==> flow/design.v <==
module mp2 #(
    parameter CLK_FREQ = 12000000,
    parameter INTERVAL = CLK_FREQ / 360
)(
    input logic clk,
    input logic rst,
    output logic RGB_R,
    output logic RGB_G,
    output logic RGB_B
);
    logic [31:0] counter;
    logic [8:0] hue;
    logic [7:0] pwm_r, pwm_g, pwm_b;
    logic [7:0] pwm_counter;
    always_ff @(posedge clk) begin
        if (rst) begin
            counter <= 0;
            hue <= 0;
        end
        else if (counter >= INTERVAL)
        begin
            counter <= 0;
            hue <= (hue >= 359) ? 0 : hue + 1;
        end
        else
        begin
            counter <= counter + 1;
        end
    end
    always_comb begin
        pwm_r = (hue < 60) ? 255 :
                (hue < 120) ? (255 * (120 - hue) / 60) :
                (hue < 180) ? 0 :
                (hue < 240) ? 0 :
                (hue < 300) ? (255 * (hue - 240) / 60) :
                255;
        pwm_g = (hue < 60) ? (255 * (hue - 0) / 60) :
                (hue < 180) ? 255 :
                (hue < 240) ? (255 * (240 - hue) / 60) :
                0;
        pwm_b = (hue < 120) ? 0 :
                (hue < 180) ? (255 * (hue - 120) / 60) :
                (hue < 300) ? 255 :
                (hue < 360) ? (255 * (360 - hue) / 60) :
                0;
    end
    always_ff @(posedge clk) begin
        if (rst) pwm_counter <= 0;
        else pwm_counter <= pwm_counter + 1;
    end
    assign {RGB_R, RGB_G, RGB_B} = {pwm_counter < pwm_r, pwm_counter < pwm_g, pwm_counter < pwm_b};
endmodule
Hand-over note for mp2

### Tool chain data of mp2

Module mp2 before and after one edit of its RTL, step after step.
Lines under "original" count in the file above, lines under "edited" in the edited file.
"change" is "edited" less "original", of the values as shown; "relative change" is that difference over "original", in percent.
Operators: Yosys type, input widths -> output width; for muxes data width and select width s.
Library cell names are shortened.
A cell with -- has no value.

* top module: mp2
* clock: clk
* standard-cell library: sky130hd
* corner: tt_025C_1v80

### Edit of the RTL

Unified diff, file above to edited file.
This change comes from a script, not from a designer. The edited design behaves differently; no optimisation was intended.

```diff
@@ -4,9 +4,11 @@
 )(
     input logic clk,
-    input logic rst,
+    input logic rst_i,
     output logic RGB_R,
     output logic RGB_G,
     output logic RGB_B
 );
+    logic rst;
+    always_ff @(posedge clk) rst <= rst_i;
     logic [31:0] counter;
     logic [8:0] hue;
```

### Word-level counts

Source: Yosys, flattened and elaborated, memories not mapped. Widths are those after wreduce. Registers that Yosys merges into a memory's read port (data or address) are not register bits. Print and check cells do not count. Equal cells are merged and count once.

Bit counts
* register bits: original 49, edited 50, change +1, relative change +2.04%
* input port bits: original 2, edited 2, change 0, relative change 0.00%
* output and inout port bits: original 3, edited 3, change 0, relative change 0.00%
* word-level cells: original 48, edited 49, change +1, relative change +2.08%

Cells by class
* add/sub/neg operators: original 8, edited 8, change 0, relative change 0.00%
* multipliers: original 6, edited 6, change 0, relative change 0.00%
* div/mod/pow operators: original 6, edited 6, change 0, relative change 0.00%
* order comparisons: original 11, edited 11, change 0, relative change 0.00%
* mux-type cells: original 13, edited 13, change 0, relative change 0.00%
* reduce/logical cells: original 1, edited 1, change 0, relative change 0.00%

Operator kinds equal on both sides are left out: 21.

### Depth

Depth = most cells in a row (Yosys ltp): at word level without a register or memory, in the mapped netlist without a sequential cell, where the memories' decode and read muxes count.

Logic depth
* word-level depth: original 9, edited 9, change 0, relative change 0.00%
* ABC_AREA: original 0, edited 0
* gate-level depth with buffers: original 52, edited 53, change +1, relative change +1.92%
* gate-level depth less buffers: original 48, edited 47, change -1, relative change -2.08%

### Mapped cells and area

Yosys stat after the flow's synthesis: flattened, memories mapped to cells. It holds for the ABC_AREA given above (unset counts as 0); a run with the other value may have another netlist.

Mapped netlist
* cell count: original 2207, edited 2252, change +45, relative change +2.04%
* synthesis area (um2): original 18081.1, edited 18627.9, change +546.8, relative change +3.02%
* sequential area (um2): original 980.9, edited 1001.0, change +20.1, relative change +2.05%
* mapped flip-flops: original 49, edited 50, change +1, relative change +2.04%
* buffers: original 54, edited 58, change +4, relative change +7.41%

Cell types
* o21ai_0: original 95, edited 77, change -18, relative change -18.95%
* a21oi_1: original 145, edited 132, change -13, relative change -8.97%
* and3_1: original 19, edited 32, change +13, relative change +68.42%
* a211oi_1: original 34, edited 24, change -10, relative change -29.41%
* inv_1: original 422, edited 413, change -9, relative change -2.13%
* nand4_1: original 12, edited 21, change +9, relative change +75.00%
* nand3_1: original 51, edited 59, change +8, relative change +15.69%
* a21o_1: original 38, edited 46, change +8, relative change +21.05%
* o211a_1: original 3, edited 11, change +8, relative change +266.67%
* xnor2_1: original 110, edited 103, change -7, relative change -6.36%
* o21ai_1: original 15, edited 8, change -7, relative change -46.67%
* nor2b_1: original 13, edited 20, change +7, relative change +53.85%
* or2_2: original 8, edited 14, change +6, relative change +75.00%
* a221o_1: original 7, edited 1, change -6, relative change -85.71%
* nand2_1: original 126, edited 131, change +5, relative change +3.97%
* o211ai_1: original 29, edited 34, change +5, relative change +17.24%
* o21a_1: original 24, edited 19, change -5, relative change -20.83%
* o221ai_1: original 10, edited 5, change -5, relative change -50.00%

Cell types equal on both sides are left out: 20.
Not every row of either side is listed.

### Path before layout

Path of least setup slack by OpenSTA after synthesis, without wires, with an ideal clock, recovery checks aside; 20% of the period is set as input and as output delay. Where synthesis merged equal registers, the netlist keeps one of their names.

Path after synthesis
* kind: original register -> output, edited register -> output
* start: original register hue[2], edited register hue[7]
* end: original output port RGB_G, edited output port RGB_R
* period (ns): original 30.0, edited 30.0, change 0.0, relative change 0.00%
* external output delay (ns): original 6.000, edited 6.000, change 0.000, relative change 0.00%
* time at the first pin (ns): original 0.000, edited 0.000, change 0.000
* data arrival time (ns): original 13.172, edited 12.206, change -0.966, relative change -7.33%
* required time (ns): original 24.000, edited 24.000, change 0.000, relative change 0.00%
* setup slack (ns): original 10.828, edited 11.794, change +0.966
* path delay (ns): original 13.172, edited 12.206, change -0.966, relative change -7.33%
* driving pins on the path: original 49, edited 50, change +1, relative change +2.04%
* buffers on the path: original 3, edited 4, change +1, relative change +33.33%
* synthesis period reached (ns): original 19.172, edited 18.206, change -0.966, relative change -5.04%

"path delay" is the arrival time less input delay plus setup time.
A path that ends at an output port has no setup time.
"driving pins on the path" counts driving pins, that of a launching flip-flop among them; a cell with two outputs on the path counts twice.
"synthesis period reached" is the clock period less the worst setup slack; recovery checks do not enter. This is arithmetic on one report: input and output delays are still those of the set period (20% each).
The rows between start and end are the longest chain of elaborated cells between them; the timing report does not say that the signal goes this way. Where chains are equally long, one stands for them.
Each line given opens the expression or statement behind the cell; cells for indexed reads and writes are added by Yosys, which also makes memories of some case tables.

On the way, after synthesis, original:
* path through: dfxtp_1 > buf_2 > inv_1 > ha_1 > nor2b_1 > a21oi_1 > nor2_1 > a211oi_1 > inv_1 > fa_1 > inv_1 > fa_1 > fa_1 > fa_1 > ha_1 > a211oi_1 > o211ai_1 > and3_1 > [... 13 more ...] > a311o_1 > a211oi_2 > mux2i_1 > xor2_1 > buf_2 > or4_1 > and3_1 > o2111ai_2 > a21oi_2 > o22ai_2 > inv_1 > a21oi_1 > ha_1 > a211oi_1 > nand2_1 > a221oi_1 > nand2_1 > o21ai_1
* length of the longest elaborated chain: 7
* elaborated cells on any way between the ends: 12
* those cells by class: add/sub (1); mul (2); div (2); compare (4); mux (3)

Ends and longest elaborated chain, after synthesis, original
* start: declaration: line 12 `logic [8:0] hue;`
* start: assignment: line 18 `hue <= 0;`
* start: assignment: line 23 `hue <= (hue >= 359) ? 0 : hue + 1;`
* $sub 8x9->10: line 39 `(hue < 240) ? (255 * (240 - hue) / 60) :`
* $mul 9x10->19: line 39
* $div 32x6->32: line 39
* $mux 8: line 39
* $mux 8: line 38 `(hue < 180) ? 255 :`
* $mux 8: line 37 `pwm_g = (hue < 60) ? (255 * (hue - 0) / 60) :`
* $lt 8x8->1: line 51 `assign {RGB_R, RGB_G, RGB_B} = {pwm_counter < pwm_r, pwm_counter < pwm_g, pwm_counter < pwm_b};`
* end: declaration: line 8 `output logic RGB_G,`

On the way, after synthesis, edited:
* path through: dfxtp_1 > inv_2 > ha_1 > clkbuf_1 > inv_1 > nor2_1 > a31oi_1 > inv_1 > fa_1 > inv_1 > fa_1 > fa_1 > inv_1 > fa_1 > inv_1 > ha_1 > clkbuf_1 > nand3_1 > [... 14 more ...] > or3_1 > buf_2 > and2_1 > buf_6 > o211a_1 > o221ai_2 > nor4b_1 > a311o_1 > or3_4 > a221oi_4 > o211ai_1 > a21oi_1 > ha_1 > o21a_1 > o21ai_0 > nand2b_1 > o32ai_1 > a311oi_1
* length of the longest elaborated chain: 9
* elaborated cells on any way between the ends: 17
* those cells by class: add/sub (2); mul (2); div (2); compare (6); mux (5)

Ends and longest elaborated chain, after synthesis, edited
* start: declaration: line 14 `logic [8:0] hue;`
* start: assignment: line 20 `hue <= 0;`
* start: assignment: line 25 `hue <= (hue >= 359) ? 0 : hue + 1;`
* $sub 9x8->10: line 37 `(hue < 300) ? (255 * (hue - 240) / 60) :`
* $mul 9x10->19: line 37
* $div 32x6->32: line 37
* $mux 8: line 37
* $mux 8: line 36 `(hue < 240) ? 0 :`
* $mux 8: line 35 `(hue < 180) ? 0 :`
* $mux 8: line 34 `(hue < 120) ? (255 * (120 - hue) / 60) :`
* $mux 8: line 33 `pwm_r = (hue < 60) ? 255 :`
* $lt 8x8->1: line 53 `assign {RGB_R, RGB_G, RGB_B} = {pwm_counter < pwm_r, pwm_counter < pwm_g, pwm_counter < pwm_b};`
* end: declaration: line 7 `output logic RGB_R,`

### Timing after layout

From the final timing report of the runs of set A: the path of least setup slack in the routed layout; clock arrival at registers is part of the times.

Path after layout
* kind: original register -> output, edited register -> output
* start: original register hue[7], edited register hue[3]
* end: original output port RGB_R, edited output port RGB_R
* period (ns): original 22.0, edited 22.0, change 0.0, relative change 0.00%
* external output delay (ns): original 4.40, edited 4.40, change 0.00, relative change 0.00%
* time at the first pin (ns): original 0.30, edited 0.28, change -0.02, relative change -6.67%
* data arrival time (ns): original 15.72, edited 15.51, change -0.21, relative change -1.34%
* required time (ns): original 17.60, edited 17.60, change 0.00, relative change 0.00%
* setup slack (ns): original 1.88, edited 2.09, change +0.21
* driving pins on the path: original 47, edited 45, change -2, relative change -4.26%
* buffers on the path: original 1, edited 1, change 0, relative change 0.00%

The rows between start and end are the longest chain of elaborated cells between them; the timing report does not say that the signal goes this way. Where chains are equally long, one stands for them.

On the way, after layout, original:
* path through: dfxtp_1 > clkinv_1 > ha_1 > nor2b_1 > a311oi_1 > xnor2_1 > inv_1 > fa_1 > inv_1 > fa_1 > fa_1 > inv_1 > fa_1 > inv_1 > ha_1 > nand3_1 > a211oi_1 > o21ai_0 > [... 11 more ...] > o211ai_1 > a211oi_2 > nor2_1 > mux2i_1 > xor2_1 > a21oi_1 > nand4b_1 > nand2_1 > xnor2_1 > o21a_1 > nand2_1 > a21oi_1 > ha_1 > o21ai_0 > a21oi_1 > a221o_1 > a31oi_1 > clkdlybuf4s50_1
* length of the longest elaborated chain: 9
* elaborated cells on any way between the ends: 17
* those cells by class: add/sub (2); mul (2); div (2); compare (6); mux (5)

Ends and longest elaborated chain, after layout, original
* start: declaration: line 12 `logic [8:0] hue;`
* start: assignment: line 18 `hue <= 0;`
* start: assignment: line 23 `hue <= (hue >= 359) ? 0 : hue + 1;`
* $sub 9x8->10: line 35 `(hue < 300) ? (255 * (hue - 240) / 60) :`
* $mul 9x10->19: line 35
* $div 32x6->32: line 35
* $mux 8: line 35
* $mux 8: line 34 `(hue < 240) ? 0 :`
* $mux 8: line 33 `(hue < 180) ? 0 :`
* $mux 8: line 32 `(hue < 120) ? (255 * (120 - hue) / 60) :`
* $mux 8: line 31 `pwm_r = (hue < 60) ? 255 :`
* $lt 8x8->1: line 51 `assign {RGB_R, RGB_G, RGB_B} = {pwm_counter < pwm_r, pwm_counter < pwm_g, pwm_counter < pwm_b};`
* end: declaration: line 7 `output logic RGB_R,`

On the way, after layout, edited:
* path through: dfxtp_1 > inv_1 > ha_1 > nand2_1 > o221ai_1 > xnor2_1 > fa_1 > fa_1 > fa_1 > inv_1 > fa_1 > inv_1 > ha_1 > a21oi_1 > o211ai_1 > a41oi_1 > xor2_1 > nor2_1 > [... 9 more ...] > a21oi_1 > or3_1 > and2_1 > a2111oi_4 > o22ai_2 > o311a_1 > nor3_2 > nor2_1 > a221oi_4 > o211ai_1 > a21oi_1 > ha_1 > o21a_1 > o21ai_0 > nand2b_1 > o32ai_1 > a311oi_1 > clkdlybuf4s50_1
* length of the longest elaborated chain: 9
* elaborated cells on any way between the ends: 17
* those cells by class: add/sub (2); mul (2); div (2); compare (6); mux (5)

Ends and longest elaborated chain, after layout, edited
* start: declaration: line 14 `logic [8:0] hue;`
* start: assignment: line 20 `hue <= 0;`
* start: assignment: line 25 `hue <= (hue >= 359) ? 0 : hue + 1;`
* $sub 9x8->10: line 37 `(hue < 300) ? (255 * (hue - 240) / 60) :`
* $mul 9x10->19: line 37
* $div 32x6->32: line 37
* $mux 8: line 37
* $mux 8: line 36 `(hue < 240) ? 0 :`
* $mux 8: line 35 `(hue < 180) ? 0 :`
* $mux 8: line 34 `(hue < 120) ? (255 * (120 - hue) / 60) :`
* $mux 8: line 33 `pwm_r = (hue < 60) ? 255 :`
* $lt 8x8->1: line 53 `assign {RGB_R, RGB_G, RGB_B} = {pwm_counter < pwm_r, pwm_counter < pwm_g, pwm_counter < pwm_b};`
* end: declaration: line 7 `output logic RGB_R,`

### Measured runs

Both versions went through the flow (Yosys, OpenROAD) with the same settings in each pair. Constraints: input delay and output delay 20% of the set period each, output load 0.01 pF.

Flow settings, set A:
* CORE_UTILIZATION: 40
* period_ns: 22.0
* CAP_MARGIN: 20
* CORE_MARGIN: 2
* SLEW_MARGIN: 20

Measured results, set A
* Yosys chip area after synthesis (um2): original 18081.1, edited 18627.9, change +546.8, relative change +3.02%
* die area (um2): original 46919.9, edited 48312.0, change +1392.1, relative change +2.97%
* final design utilization: original 0.428, edited 0.422, change -0.006
* worst setup slack after layout (ns): original 1.884, edited 2.085, change +0.201
* setup total negative slack (ns): original 0.000, edited 0.000, change 0.000
* lowest hold slack (ns): original 0.504, edited 0.489, change -0.015
* power consumption (mW): original 1.630, edited 1.619, change -0.011, relative change -0.67%
* period achieved (ns): original 20.116, edited 19.915, change -0.201, relative change -1.00%

Flow settings, set B:
* ABC_AREA: 0
* CAP_MARGIN: 15
* CORE_UTILIZATION: 23
* CTS_CLUSTER_SIZE: 52
* MIN_ROUTING_LAYER: met1
* PLACE_DENSITY_LB_ADDON: 0.02
* SETUP_SLACK_MARGIN: -0.37
* TNS_END_PERCENT: 85
* period_ns: 25.3
* CORE_MARGIN: 2
* SLEW_MARGIN: 20

Measured results, set B
* Yosys chip area after synthesis (um2): original 18081.1, edited 18627.9, change +546.8, relative change +3.02%
* die area (um2): original 80872.0, edited 83284.2, change +2412.2, relative change +2.98%
* final design utilization: original 0.253, edited 0.251, change -0.002
* worst setup slack after layout (ns): original 4.444, edited 4.461, change +0.017
* setup total negative slack (ns): original 0.000, edited 0.000, change 0.000
* lowest hold slack (ns): original 0.499, edited 0.479, change -0.020
* power consumption (mW): original 1.460, edited 1.451, change -0.009, relative change -0.62%
* period achieved (ns): original 20.856, edited 20.839, change -0.017, relative change -0.08%

"period achieved" = clock period - worst setup slack. The figure is calculated, with input and output delays left at 20% of the set period.
"power consumption" is the tool's figure for a default switching activity; nothing was simulated.

End of note.
